==> flow/design.v <==
module SNN(
	clk,
	rst_n,
	in_valid,
	img,
	ker,
	weight,
	out_valid,
	out_data
);
input clk;
input rst_n;
input in_valid;
input [7:0] img;
input [7:0] ker;
input [7:0] weight;
output reg out_valid;
output reg [9:0] out_data;
genvar x, y;
reg [6:0] count_in;
wire [2:0] count_in_x;
wire [1:0] count_in_y;
wire [2:0] count_row;
reg [7:0] image[2:0][5:0];
reg [7:0] kernel[8:0];
reg [7:0] fc_weight[3:0];
reg conv_in_valid;
wire conv_out_valid;
reg [63:0] next_conv_in;
reg [71:0] conv_in;
wire [19:0] conv_out;
wire [7:0] conv_quantize_out;
wire conv_quantize_out_valid;
wire [7:0] max_pool_out;
wire max_pool_out_valid;
wire [16:0] fc_out_1;
wire [16:0] fc_out_2;
wire fc_out_valid;
wire [7:0] fc_quantization_out_1;
wire [7:0] fc_quantization_out_2;
wire fc_quantization_out_valid;
wire [9:0] l1_out;
wire l1_out_valid;
assign count_in_x = count_in % 'd6;
assign count_in_y = (count_in / 'd6) % 'd3;
assign count_row = (count_in / 'd6) % 'd6;
always@(posedge clk or negedge rst_n) begin
	if(!rst_n)
		count_in <= 0;
	else if(in_valid)
		count_in <= count_in + 1;
	else
		count_in <= 0;
end
generate
for(x=0;x<6;x=x+1) begin
	for(y=0;y<3;y=y+1) begin
		always@(posedge clk) begin
			if(x == count_in_x && count_in_y == y)
				image[y][x] <= img;
			else
				image[y][x] <= image[y][x];
		end
	end
end
for(x=0;x<9;x=x+1) begin
	always@(posedge clk) begin
		if(x == count_in)
			kernel[x] <= ker;
		else
			kernel[x] <= kernel[x];
	end
end
for(x=0;x<4;x=x+1) begin
	always@(posedge clk) begin
		if(in_valid && x == count_in)
			fc_weight[x] <= weight;
		else
			fc_weight[x] <= fc_weight[x];
	end
end
endgenerate
wire [23:0] row1;
wire [23:0] row2;
wire [23:0] row3;
assign row1 = {image[0][count_in_x],image[0][count_in_x-1],image[0][count_in_x-2]};
assign row2 = {image[1][count_in_x],image[1][count_in_x-1],image[1][count_in_x-2]};
assign row3 = {image[2][count_in_x],image[2][count_in_x-1],image[2][count_in_x-2]};
always@(*) begin
	case(count_in_y)
	'd2: next_conv_in = {row3[15:0],row2,row1};
	'd0: next_conv_in = {row1[15:0],row3,row2};
	'd1: next_conv_in = {row2[15:0],row1,row3};
	default: next_conv_in = 0;
	endcase
end
always@(*) begin
	if(count_row > 1 && count_in_x > 1)
		conv_in = {img,next_conv_in};
	else
		conv_in = 0;
end
always@(*) begin
	conv_in_valid = count_row > 1 && count_in_x > 1;
end
conv c1(
	.rst_n(rst_n),
	.clk(clk),
	.clk_valid(clk),
	.in_valid(conv_in_valid),
	.kernel({kernel[8],kernel[7],kernel[6],kernel[5],kernel[4],kernel[3],kernel[2],kernel[1],kernel[0]}),
	.image(conv_in),
	.out_valid(conv_out_valid),
	.out(conv_out)
);
quatization_1 q1(
	.rst_n(rst_n),
	.clk(clk),
	.in_valid(conv_out_valid),
	.in(conv_out),
	.out(conv_quantize_out),
	.out_valid(conv_quantize_out_valid)
);
max_pool m1(
	.rst_n(rst_n),
	.clk(clk),
	.in_valid(conv_quantize_out_valid),
	.in(conv_quantize_out),
	.out(max_pool_out),
	.out_valid(max_pool_out_valid)
);
fully_connect fc1(
	.rst_n(rst_n),
	.clk(clk),
	.in_valid(max_pool_out_valid),
	.in(max_pool_out),
	.weight({fc_weight[3],fc_weight[2],fc_weight[1],fc_weight[0]}),
	.out_1(fc_out_1),
	.out_2(fc_out_2),
	.out_valid(fc_out_valid)
);
quatization_2 q2(
	.rst_n(rst_n),
	.clk(clk),
	.in_valid(fc_out_valid),
	.in_1(fc_out_1),
	.in_2(fc_out_2),
	.out_1(fc_quantization_out_1),
	.out_2(fc_quantization_out_2),
	.out_valid(fc_quantization_out_valid)
);
L1_distance l1(
	.rst_n(rst_n),
	.clk(clk),
	.in_valid(fc_quantization_out_valid),
	.in_1(fc_quantization_out_1),
	.in_2(fc_quantization_out_2),
	.out(l1_out),
	.out_valid(l1_out_valid)
);
always@(posedge clk or negedge rst_n) begin
	if(!rst_n) begin
		out_data <= 0;
	end
	else if(l1_out_valid)
		out_data <= l1_out;
	else
		out_data <= 0;
end
always@(posedge clk or negedge rst_n) begin
	if(!rst_n) begin
		out_valid <= 0;
	end
	else
		out_valid <= l1_out_valid;
end
endmodule
module conv(
	input rst_n,
	input clk,
	input clk_valid,
	input in_valid,
	input [71:0] kernel,
	input [71:0] image,
	output reg out_valid,
	output reg [19:0] out
);
wire [15:0] mult_out[8:0];
genvar gen_conv;
generate
for(gen_conv=0;gen_conv<9;gen_conv=gen_conv+1)
	assign mult_out[gen_conv] = kernel[(gen_conv*8)+7:(gen_conv*8)] * image[(gen_conv*8)+7:(gen_conv*8)];
endgenerate
wire [19:0] next_out;
assign next_out = ( (mult_out[0] + mult_out[1]) + (mult_out[2] + mult_out[3]) ) + ( (mult_out[4] + mult_out[5]) + (mult_out[6] + mult_out[7]) + mult_out[8]);
always@(posedge clk) begin
	if(in_valid)
		out <= next_out;
	else
		out <= out;
end
always@(posedge clk_valid or negedge rst_n) begin
	if(!rst_n)
		out_valid <= 0;
	else
		out_valid <= in_valid;
end
endmodule
module quatization_1(
	input rst_n,
	input clk,
	input in_valid,
	input [19:0] in,
	output reg [7:0] out,
	output reg out_valid
);
wire [7:0] next_out;
assign next_out = in / 'd2295;
always@(*) begin
	out = next_out;
end
always@(*) begin
	out_valid = in_valid;
end
endmodule
module max_pool(
	input rst_n,
	input clk,
	input in_valid,
	input [7:0] in,
	output reg [7:0] out,
	output reg out_valid
);
reg [2:0] count_in;
reg [7:0] temp1;
reg [7:0] temp2;
wire [7:0] next_temp;
reg [7:0] cmp_in;
always@(posedge clk or negedge rst_n) begin
	if(!rst_n)
		count_in <= 0;
	else if(in_valid)
		count_in <= count_in + 1;
	else
		count_in <= count_in;
end
always@(posedge clk) begin
	if(in_valid && count_in == 0)
		temp1 <= in;
	else if(in_valid && (count_in == 'd1 || count_in == 'd4))
		temp1 <= next_temp;
	else
		temp1 <= temp1;
end
always@(posedge clk) begin
	if(in_valid && count_in == 'd2)
		temp2 <= in;
	else if(in_valid && (count_in == 'd3 || count_in == 'd6))
		temp2 <= next_temp;
	else
		temp2 <= temp2;
end
always@(*) begin
	case(count_in)
	'd1,'d4,'d5: cmp_in = temp1;
	'd3,'d6,'d7: cmp_in = temp2;
	default: cmp_in = temp1;
	endcase
end
assign next_temp = (cmp_in > in) ? cmp_in : in;
always@(posedge clk) begin
	if(count_in == 'd5 || count_in == 'd7)
		out <= next_temp;
	else
		out <= out;
end
always@(posedge clk or negedge rst_n) begin
	if(!rst_n)
		out_valid <= 0;
	else
		out_valid <= (count_in == 'd5 || count_in == 'd7) && in_valid;
end
endmodule
module fully_connect(
	input rst_n,
	input clk,
	input in_valid,
	input [7:0] in,
	input [31:0] weight,
	output reg [16:0] out_1,
	output reg [16:0] out_2,
	output reg out_valid
);
reg count_in;
wire [15:0] mul_out_1;
wire [15:0] mul_out_2;
reg [7:0] mul_in_1;
reg [7:0] mul_in_2;
reg [15:0] temp1;
reg [15:0] temp2;
always@(posedge clk or negedge rst_n) begin
	if(!rst_n)
		count_in <= 0;
	else if(in_valid)
		count_in <= ~count_in;
	else
		count_in <= count_in;
end
always@(*) begin
	case(count_in)
	'd0: mul_in_1 = weight[7:0];
	'd1: mul_in_1 = weight[23:16];
	endcase
end
always@(*) begin
	case(count_in)
	'd0: mul_in_2 = weight[15:8];
	'd1: mul_in_2 = weight[31:24];
	endcase
end
assign mul_out_1 = mul_in_1 * in;
assign mul_out_2 = mul_in_2 * in;
always@(posedge clk) begin
	if(in_valid)
		temp1 <= mul_out_1;
	else
		temp1 <= temp1;
end
always@(posedge clk) begin
	if(in_valid)
		temp2 <= mul_out_2;
	else
		temp2 <= temp2;
end
always@(*) begin
	if(in_valid && count_in)
		out_1 = mul_out_1 + temp1;
	else
		out_1 = 0;
end
always@(*) begin
	if(in_valid && count_in)
		out_2 = mul_out_2 + temp2;
	else
		out_2 = 0;
end
always@(*) begin
	out_valid = in_valid && count_in;
end
endmodule
module quatization_2(
	input rst_n,
	input clk,
	input in_valid,
	input [16:0] in_1,
	input [16:0] in_2,
	output reg [7:0] out_1,
	output reg [7:0] out_2,
	output reg out_valid
);
always@(*) begin
	out_1 = in_1 / 'd510;
end
always@(*) begin
	out_2 = in_2 / 'd510;
end
always@(*) begin
	out_valid = in_valid;
end
endmodule
module L1_distance(
	input rst_n,
	input clk,
	input in_valid,
	input [7:0] in_1,
	input [7:0] in_2,
	output reg [9:0] out,
	output reg out_valid
);
reg [1:0] count_in;
reg [7:0] temp [3:0];
wire [7:0] next_temp[3:0];
always@(posedge clk or negedge rst_n) begin
	if(!rst_n)
		count_in <= 0;
	else if(in_valid)
		count_in <= count_in + 1;
	else
		count_in <= count_in;
end
always@(posedge clk) begin
	if(in_valid && count_in == 0) begin
		temp[0] <= in_1;
		temp[1] <= in_2;
	end
	else if(in_valid && count_in == 'd1) begin
		temp[2] <= in_1;
		temp[3] <= in_2;
	end
	else begin
		temp[0] <= temp[0];
		temp[1] <= temp[1];
		temp[2] <= temp[2];
		temp[3] <= temp[3];
	end
end
reg [7:0] adder_in_1;
reg [7:0] adder_in_2;
reg [7:0] adder_in_3;
reg [7:0] adder_in_4;
always@(*) begin
	if(count_in == 'd2) begin
		adder_in_1 = (temp[0] > in_1) ? temp[0] - in_1 : in_1 - temp[0];
		adder_in_2 = (temp[1] > in_2) ? temp[1] - in_2 : in_2 - temp[1];
	end
	else begin
		adder_in_1 = 0;
		adder_in_2 = 0;
	end
end
always@(*) begin
	if(count_in == 'd3) begin
		adder_in_3 = (temp[2] > in_1) ? temp[2] - in_1 : in_1 - temp[2];
		adder_in_4 = (temp[3] > in_2) ? temp[3] - in_2 : in_2 - temp[3];
	end
	else begin
		adder_in_3 = 0;
		adder_in_4 = 0;
	end
end
wire [7:0] real_adder_in_1;
wire [7:0] real_adder_in_2;
assign real_adder_in_1 = (count_in == 'd3) ? adder_in_3 : adder_in_1;
assign real_adder_in_2 = (count_in == 'd3) ? adder_in_4 : adder_in_2;
wire [8:0] adder_out;
assign adder_out = real_adder_in_1 + real_adder_in_2;
reg [8:0] temp_out;
always@(posedge clk) begin
	if(count_in == 'd2)
		temp_out <= adder_out;
	else
		temp_out <= temp_out;
end
wire [9:0] sum;
wire [9:0] next_out;
assign sum = adder_out + temp_out;
assign next_out = (sum > 'd15) ? sum : 0;
always@(*) begin
	out = next_out;
end
always@(*) begin
	out_valid = count_in == 'd3 && in_valid;
end
endmodule
* Tool chain data of SNN *
Each step is given for the RTL above and for the edited RTL.
"original" refers to lines of the RTL above, "edited" to lines of the edited file.
"change" is "edited" less "original", of the values as shown.
Operators carry their Yosys type and port widths (W data, S select, Z words).
Library cell names are shortened.
Not given: -

design
  top = SNN
  clock port = clk
  standard-cell library = sky130hd
  library corner = tt_025C_1v80

* Diff *
The edit as a unified diff against the file above.
The edited RTL no longer does the same as the RTL above: the edit was made by script, with no optimisation intended.

begin of diff
@@ -319,5 +319,7 @@
 	endcase
 end
-assign mul_out_1 = mul_in_1 * in;
+reg [15:0] mul_out_1_dly;
+always @(posedge clk) mul_out_1_dly <= mul_in_1 * in;
+assign mul_out_1 = mul_out_1_dly;
 assign mul_out_2 = mul_in_2 * in;
 always@(posedge clk) begin
end of diff

* Word-level counts *
Yosys after proc, flatten, opt, wreduce and memory -nomap, before mapping. Print and check cells are not counted.

operators by class
  what                        original  edited  change
  add/subtract/negate cells   34        34      0
  multipliers                 11        11      0
  divide/modulo/power cells   7         7       0
  magnitude comparators       8         8       0
  eq/ne operators             178       178     0
  muxes and demuxes           32        32      0
  bitwise gates (word level)  2         2       0
  reduce/logical cells        53        53      0

Unchanged operator kinds not shown: 60.

storage and ports
  what                        original  edited  change
  bits in registers           391       407     +16
  bits of input ports         27        27      0
  output and inout port bits  11        11      0
  elaborated cells            375       376     +1

* Longest topological paths *
Longest topological path by Yosys (ltp), each cell counted once; first at word level (registers and memories cut), then after technology mapping (sequential cells cut; the memories' decode and read muxes count).

depth
  what                           original  edited  change
  depth in word-level cells      15        15      0
  ABC_AREA                       0         0       -
  depth in mapped cells          79        80      +1
  gate-level depth less buffers  76        77      +1

* Synthesis result *
Yosys stat after the flow's synthesis: flattened, memories mapped to cells. It holds for the ABC_AREA given above (unset counts as 0); a run with the other value may have another netlist.

mapped netlist
  what                             original  edited    change
  cells in the netlist             6,362     6,444     +82
  cell area after synthesis (um2)  57,173.6  57,650.3  +476.7
  area of sequential cells (um2)   11,611.1  11,931.4  +320.3
  flip-flop cells                  391       407       +16

cell types
  cell      original  edited  change
  nand2_1   571       655     +84
  a21oi_1   286       330     +44
  nand4_1   86        51      -35
  nor2b_1   152       121     -31
  and3_1    149       120     -29
  and2_1    228       256     +28
  o21ai_0   213       189     -24
  nand3_1   112       131     +19
  o22ai_1   40        21      -19
  nor2_1    351       333     -18
  o22a_1    3         20      +17
  dfxtp_1   0         16      +16
  a22oi_1   182       197     +15
  a311oi_1  3         18      +15
  a221oi_1  65        53      -12
  nor4_1    25        37      +12
  xor2_1    66        55      -11
  o21bai_1  83        73      -10

Unchanged cell types not shown: 13.
The list need not be complete.
The figures by module come from a second, unflattened synthesis with its own total; it is not the netlist above.

unflattened totals
  what                                           original  edited    change
  cell total of the unflattened synthesis        6,526     6,554     +28
  area total of the unflattened synthesis (um2)  60,402.9  60,689.5  +286.6

Each row is one instance without its submodules.

by module, original
  module         instances  cells  area (um2)  seq. area (um2)
  conv           1          2,168  21,015.2    625.6
  SNN            1          1,854  18,492.7    7,897.6
  fully_connect  1          767    6,990.5     985.9
  L1_distance    1          502    4,753.3     1,281.2
  quatization_1  1          558    3,907.5     0.0
  quatization_2  1          564    3,632.2     0.0
  max_pool       1          113    1,611.5     820.8

by module, edited
  module         instances  cells  area (um2)  seq. area (um2)
  conv           1          2,169  21,016.4    625.6
  SNN            1          1,854  18,492.7    7,897.6
  fully_connect  1          794    7,275.7     1,306.3
  L1_distance    1          502    4,753.3     1,281.2
  quatization_1  1          558    3,907.5     0.0
  quatization_2  1          564    3,632.2     0.0
  max_pool       1          113    1,611.5     820.8

* Timing after synthesis *
OpenSTA on the mapped netlist: ideal clock, no wires. The path of least setup slack (recovery checks aside). Input and output delay are each 20% of the period. Register names are those of the netlist, which keeps one name where synthesis merged equal registers.

timing post-synthesis
  what                           original                edited                  change
  path type                      flip-flop to flip-flop  flip-flop to flip-flop  -
  from                           register fc1.count_in   register fc1.count_in   -
  to                             register out_data[2]    register out_data[2]    -
  period (ps)                    17,000                  17,000                  0
  library setup time (ps)        123                     86                      -37
  data arrival time (ps)         16,927                  16,560                  -367
  data required time (ps)        16,877                  16,914                  +37
  path slack (ps)                -50                     354                     +404
  delay of the path (ps)         17,050                  16,646                  -404
  driving pins on the path       73                      73                      0
  synthesis period reached (ps)  17,050                  16,646                  -404

"delay of the path" is the arrival time less input delay plus setup time.
"driving pins on the path" counts driving pins, that of a launching flip-flop among them; a cell with two outputs on the path counts twice.
"synthesis period reached" is the clock period less the worst setup slack; recovery checks do not enter. This is arithmetic on one report: input and output delays are still those of the set period (20% each).
Between the ends stands the longest chain of elaborated cells between them, by number of cells; it is not shown to be the way that was timed. Of several equally long chains one is given.
Each line given opens the expression or statement behind the cell; cells for indexed reads and writes are added by Yosys, which also makes memories of some case tables.
At most two assigning lines are given for a register; there are more.

on the way, post-synthesis, original
  cell sequence = dfrtp_1 clkbuf_1 clkbuf_1 mux2i_1 nand2b_1 fa_1 fa_1 inv_1 fa_1 inv_1 fa_1 inv_1 ha_1 a21oi_1 o21bai_1 a21oi_1 xnor2_1 ha_1 (+37 left out) clkbuf_1 mux2_2 o22ai_1 ha_1 a21o_1 a21oi_1 o21bai_1 a21oi_1 xnor2_1 ha_1 inv_1 o21bai_1 a21oi_1 nor2_1 nor2_1 xor2_1 a41o_1 nor3_1
  elaborated cells on any way between the ends = 38
  those cells by class = 12 x add/sub; 2 x mul; 2 x div; 5 x compare; 14 x mux; 1 x logic; 2 x reduce/logical

ends and longest elaborated chain, post-synthesis, original
  what             RTL line  text
  start, declared  294       reg count_in;
  start, assigned  305       count_in <= ~count_in;
  start, assigned  307       count_in <= count_in;
  end, assigned    163       out_data <= 0;
  end, assigned    166       out_data <= l1_out;
  end, declared    18        output reg [9:0] out_data;

original: No chain of elaborated cells between the ends is given.
Some nets on the timed path still bear RTL names; the line given drives or declares the net.

named nets, post-synthesis, original
  net                       RTL line  text
  fc1.mul_out_1[10]         321       assign mul_out_1 = mul_in_1 * in;
  fc_quantization_out_1[1]  362       out_1 = in_1 / 'd510;
  fc_quantization_out_1[0]  362
  l1.adder_out[5]           436       assign adder_out = real_adder_in_1 + real_adder_in_2;

on the way, post-synthesis, edited
  cell sequence = dfrtp_1 clkbuf_1 clkbuf_1 mux2i_1 nor2b_1 fa_1 fa_1 inv_1 fa_1 fa_1 inv_1 ha_1 inv_1 nor2_1 nor2_1 o21bai_1 a21oi_1 o21bai_1 (+37 left out) nor2_1 mux2i_1 a221o_1 a221o_1 a221o_1 a21oi_1 xnor2_1 nand2_1 o21ai_0 ha_1 a21oi_1 xnor2_1 ha_1 a21oi_1 xnor2_1 and4_1 a31o_2 nor3_1
  cells in the longest elaborated chain = 15
  elaborated cells on any way between the ends = 35
  those cells by class = 11 x add/sub; 1 x mul; 2 x div; 5 x compare; 13 x mux; 1 x logic; 2 x reduce/logical

ends and longest elaborated chain, post-synthesis, edited
  what              RTL line  text
  start, declared   294       reg count_in;
  start, assigned   305       count_in <= ~count_in;
  start, assigned   307       count_in <= count_in;
  $not A1 Y1        316       case(count_in)
  $pmux W8 S2       316
  $mul A8 B8 Y16    324       assign mul_out_2 = mul_in_2 * in;
  $add A16 B16 Y17  345       out_2 = mul_out_2 + temp2;
  $mux W17          344       if(in_valid && count_in)
  $div A17 B9 Y32   367       out_2 = in_2 / 'd510;
  $sub A8 B8 Y8     416       adder_in_2 = (temp[1] > in_2) ? temp[1] - in_2 : in_2 - temp[1];
  $mux W8           416
  $mux W8           414       if(count_in == 'd2) begin
  $mux W8           436       assign real_adder_in_2 = (count_in == 'd3) ? adder_in_4 : adder_in_2;
  $add A8 B8 Y9     438       assign adder_out = real_adder_in_1 + real_adder_in_2;
  $add A9 B9 Y10    448       assign sum = adder_out + temp_out;
  $gt A10 B4 Y1     449       assign next_out = (sum > 'd15) ? sum : 0;
  $mux W10          449
  $mux W10          165       else if(l1_out_valid)
  end, assigned     163       out_data <= 0;
  end, assigned     166       out_data <= l1_out;
  end, declared     18        output reg [9:0] out_data;

named nets, post-synthesis, edited
  net                       RTL line
  fc1.mul_out_2[11]         324
  fc_quantization_out_2[0]  367
  l1.adder_out[6]           438

* Timing after layout *
Path of least setup slack in the final report of each run of pair A (OpenROAD, finished layout, wires in). Where an end is a register, its clock arrival counts in the times.
The path's times are printed in steps of 10 ps; the period is the one set.

timing post-layout
  what                      original                edited                  change
  path type                 flip-flop to flip-flop  flip-flop to flip-flop  -
  from                      register fc1.count_in   register count_in[6]    -
  to                        register out_data[2]    register c1.out[18]     -
  period (ps)               17,000                  17,000                  0
  library setup time (ps)   110                     250                     +140
  data arrival time (ps)    16,730                  16,480                  -250
  data required time (ps)   17,510                  17,420                  -90
  path slack (ps)           790                     950                     +160
  driving pins on the path  74                      60                      -14

Between the ends stands the longest chain of elaborated cells between them, by number of cells; it is not shown to be the way that was timed. Of several equally long chains one is given.
At most two assigning lines are given for a register; there are more.

on the way, post-layout, original
  cell sequence = dfrtp_2 buf_4 mux2i_1 nand2b_1 fa_1 fa_1 inv_1 fa_1 inv_1 fa_1 inv_1 ha_1 inv_1 o21bai_1 a21oi_1 xnor2_1 ha_1 and3_1 (+38 left out) a221o_1 a221o_1 a221oi_2 o21ai_1 nand2_1 nand2_1 a221oi_2 xor2_1 o22ai_1 ha_1 xnor2_2 ha_1 inv_1 nor2_1 nor2_1 xor2_1 a41o_1 nor3_1
  elaborated cells on any way between the ends = 38
  those cells by class = 12 x add/sub; 2 x mul; 2 x div; 5 x compare; 14 x mux; 1 x logic; 2 x reduce/logical

ends and longest elaborated chain, post-layout, original
  what             RTL line  text
  start, declared  294       reg count_in;
  start, assigned  305       count_in <= ~count_in;
  start, assigned  307       count_in <= count_in;
  end, assigned    163       out_data <= 0;
  end, assigned    166       out_data <= l1_out;
  end, declared    18        output reg [9:0] out_data;

original: No chain of elaborated cells between the ends is given.
Some nets on the timed path still bear RTL names; the line given drives or declares the net.

named nets, post-layout, original
  net                       RTL line  text
  fc1.mul_out_1[9]          321       assign mul_out_1 = mul_in_1 * in;
  fc_quantization_out_1[1]  362       out_1 = in_1 / 'd510;
  fc_quantization_out_1[0]  362
  l1.adder_out[7]           436       assign adder_out = real_adder_in_1 + real_adder_in_2;

on the way, post-layout, edited
  cell sequence = dfrtp_1 ha_1 nand2b_1 a32oi_1 o21ai_0 o311a_1 a311o_2 xnor2_4 ha_1 ha_1 inv_1 ha_1 a21oi_1 o21ai_1 nand2_1 o21ai_0 nand2_1 a32oi_1 (+24 left out) inv_1 fa_1 fa_1 fa_1 ha_1 inv_1 o21bai_1 a21oi_1 o21bai_1 a21oi_1 o21bai_1 a21oi_1 o21bai_1 a21o_1 a21o_1 a21o_1 a21oi_1 xor2_1
  cells in the longest elaborated chain = 13
  elaborated cells on any way between the ends = 211
  those cells by class = 19 x add/sub; 9 x mul; 4 x div; 2 x compare; 155 x eq/ne; 11 x mux; 11 x reduce/logical

ends and longest elaborated chain, post-layout, edited
  what              RTL line  text
  start, declared   20        reg [6:0] count_in;
  start, assigned   49        count_in <= 0;
  start, assigned   51        count_in <= count_in + 1;
  $mod A7 B3 Y32    44        assign count_in_x = count_in % 'd6;
  $sub A3 B1 Y4     86        assign row1 = {image[0][count_in_x],image[0][count_in_x-1],image[0][count_in_x-2]};
  $sub A4 B4 Y5     86
  $add A4 B5 Y5     86
  $eq A5 B5 Y1      86
  $pmux W8 S18      86
  $pmux W64 S3      90        case(count_in_y)
  $mux W72          98        if(count_row > 1 && count_in_x > 1)
  $mul A8 B8 Y16    192       assign mult_out[gen_conv] = kernel[(gen_conv*8)+7:(gen_conv*8)] * image[(gen_conv*8)+7:(gen_conv*8)];
  $add A16 B16 Y17  195       assign next_out = ( (mult_out[0] + mult_out[1]) + (mult_out[2] + mult_out[3]) ) + ( (mult_out[4] + mult_out[5] ...
  $add A20 B20 Y20  195
  $add A20 B16 Y20  195
  $add A20 B20 Y20  195
  end, assigned     198       out <= next_out;
  end, assigned     200       out <= out;
  end, declared     186       output reg [19:0] out

* Measured runs *
Runs of the flow (Yosys, OpenROAD) on both versions; the two runs of a pair have the same settings. The constraints put input and output delay at 20% of the set period each and load the outputs with 0.01 pF.

flow settings, pair A
  period_ns = 17.0
  CAP_MARGIN = 20
  CORE_MARGIN = 2
  CORE_UTILIZATION = 40
  SLEW_MARGIN = 20

final reports, pair A
  what                                   original   edited     change
  synthesis area (um2)                   57,173.6   57,650.3   +476.7
  die area (um2)                         145,974.0  147,180.0  +1,206.0
  standard-cell area after layout (um2)  63,160.6   63,359.5   +198.9
  final utilization (%)                  44.6       44.2       -0.4
  worst setup slack after layout (ps)    785        946        +161
  total negative slack (ps)              0          0          0
  power (µW)                             4,452      5,556      +1,104
  clock period reached (ps)              16,215     16,054     -161

"clock period reached": clock period set for the run, less the worst setup slack. It is reckoned from that one timing run; input and output delays stay at 20% of the period that was set.
"power": no workload was simulated; the value follows from the tool's default switching activity.
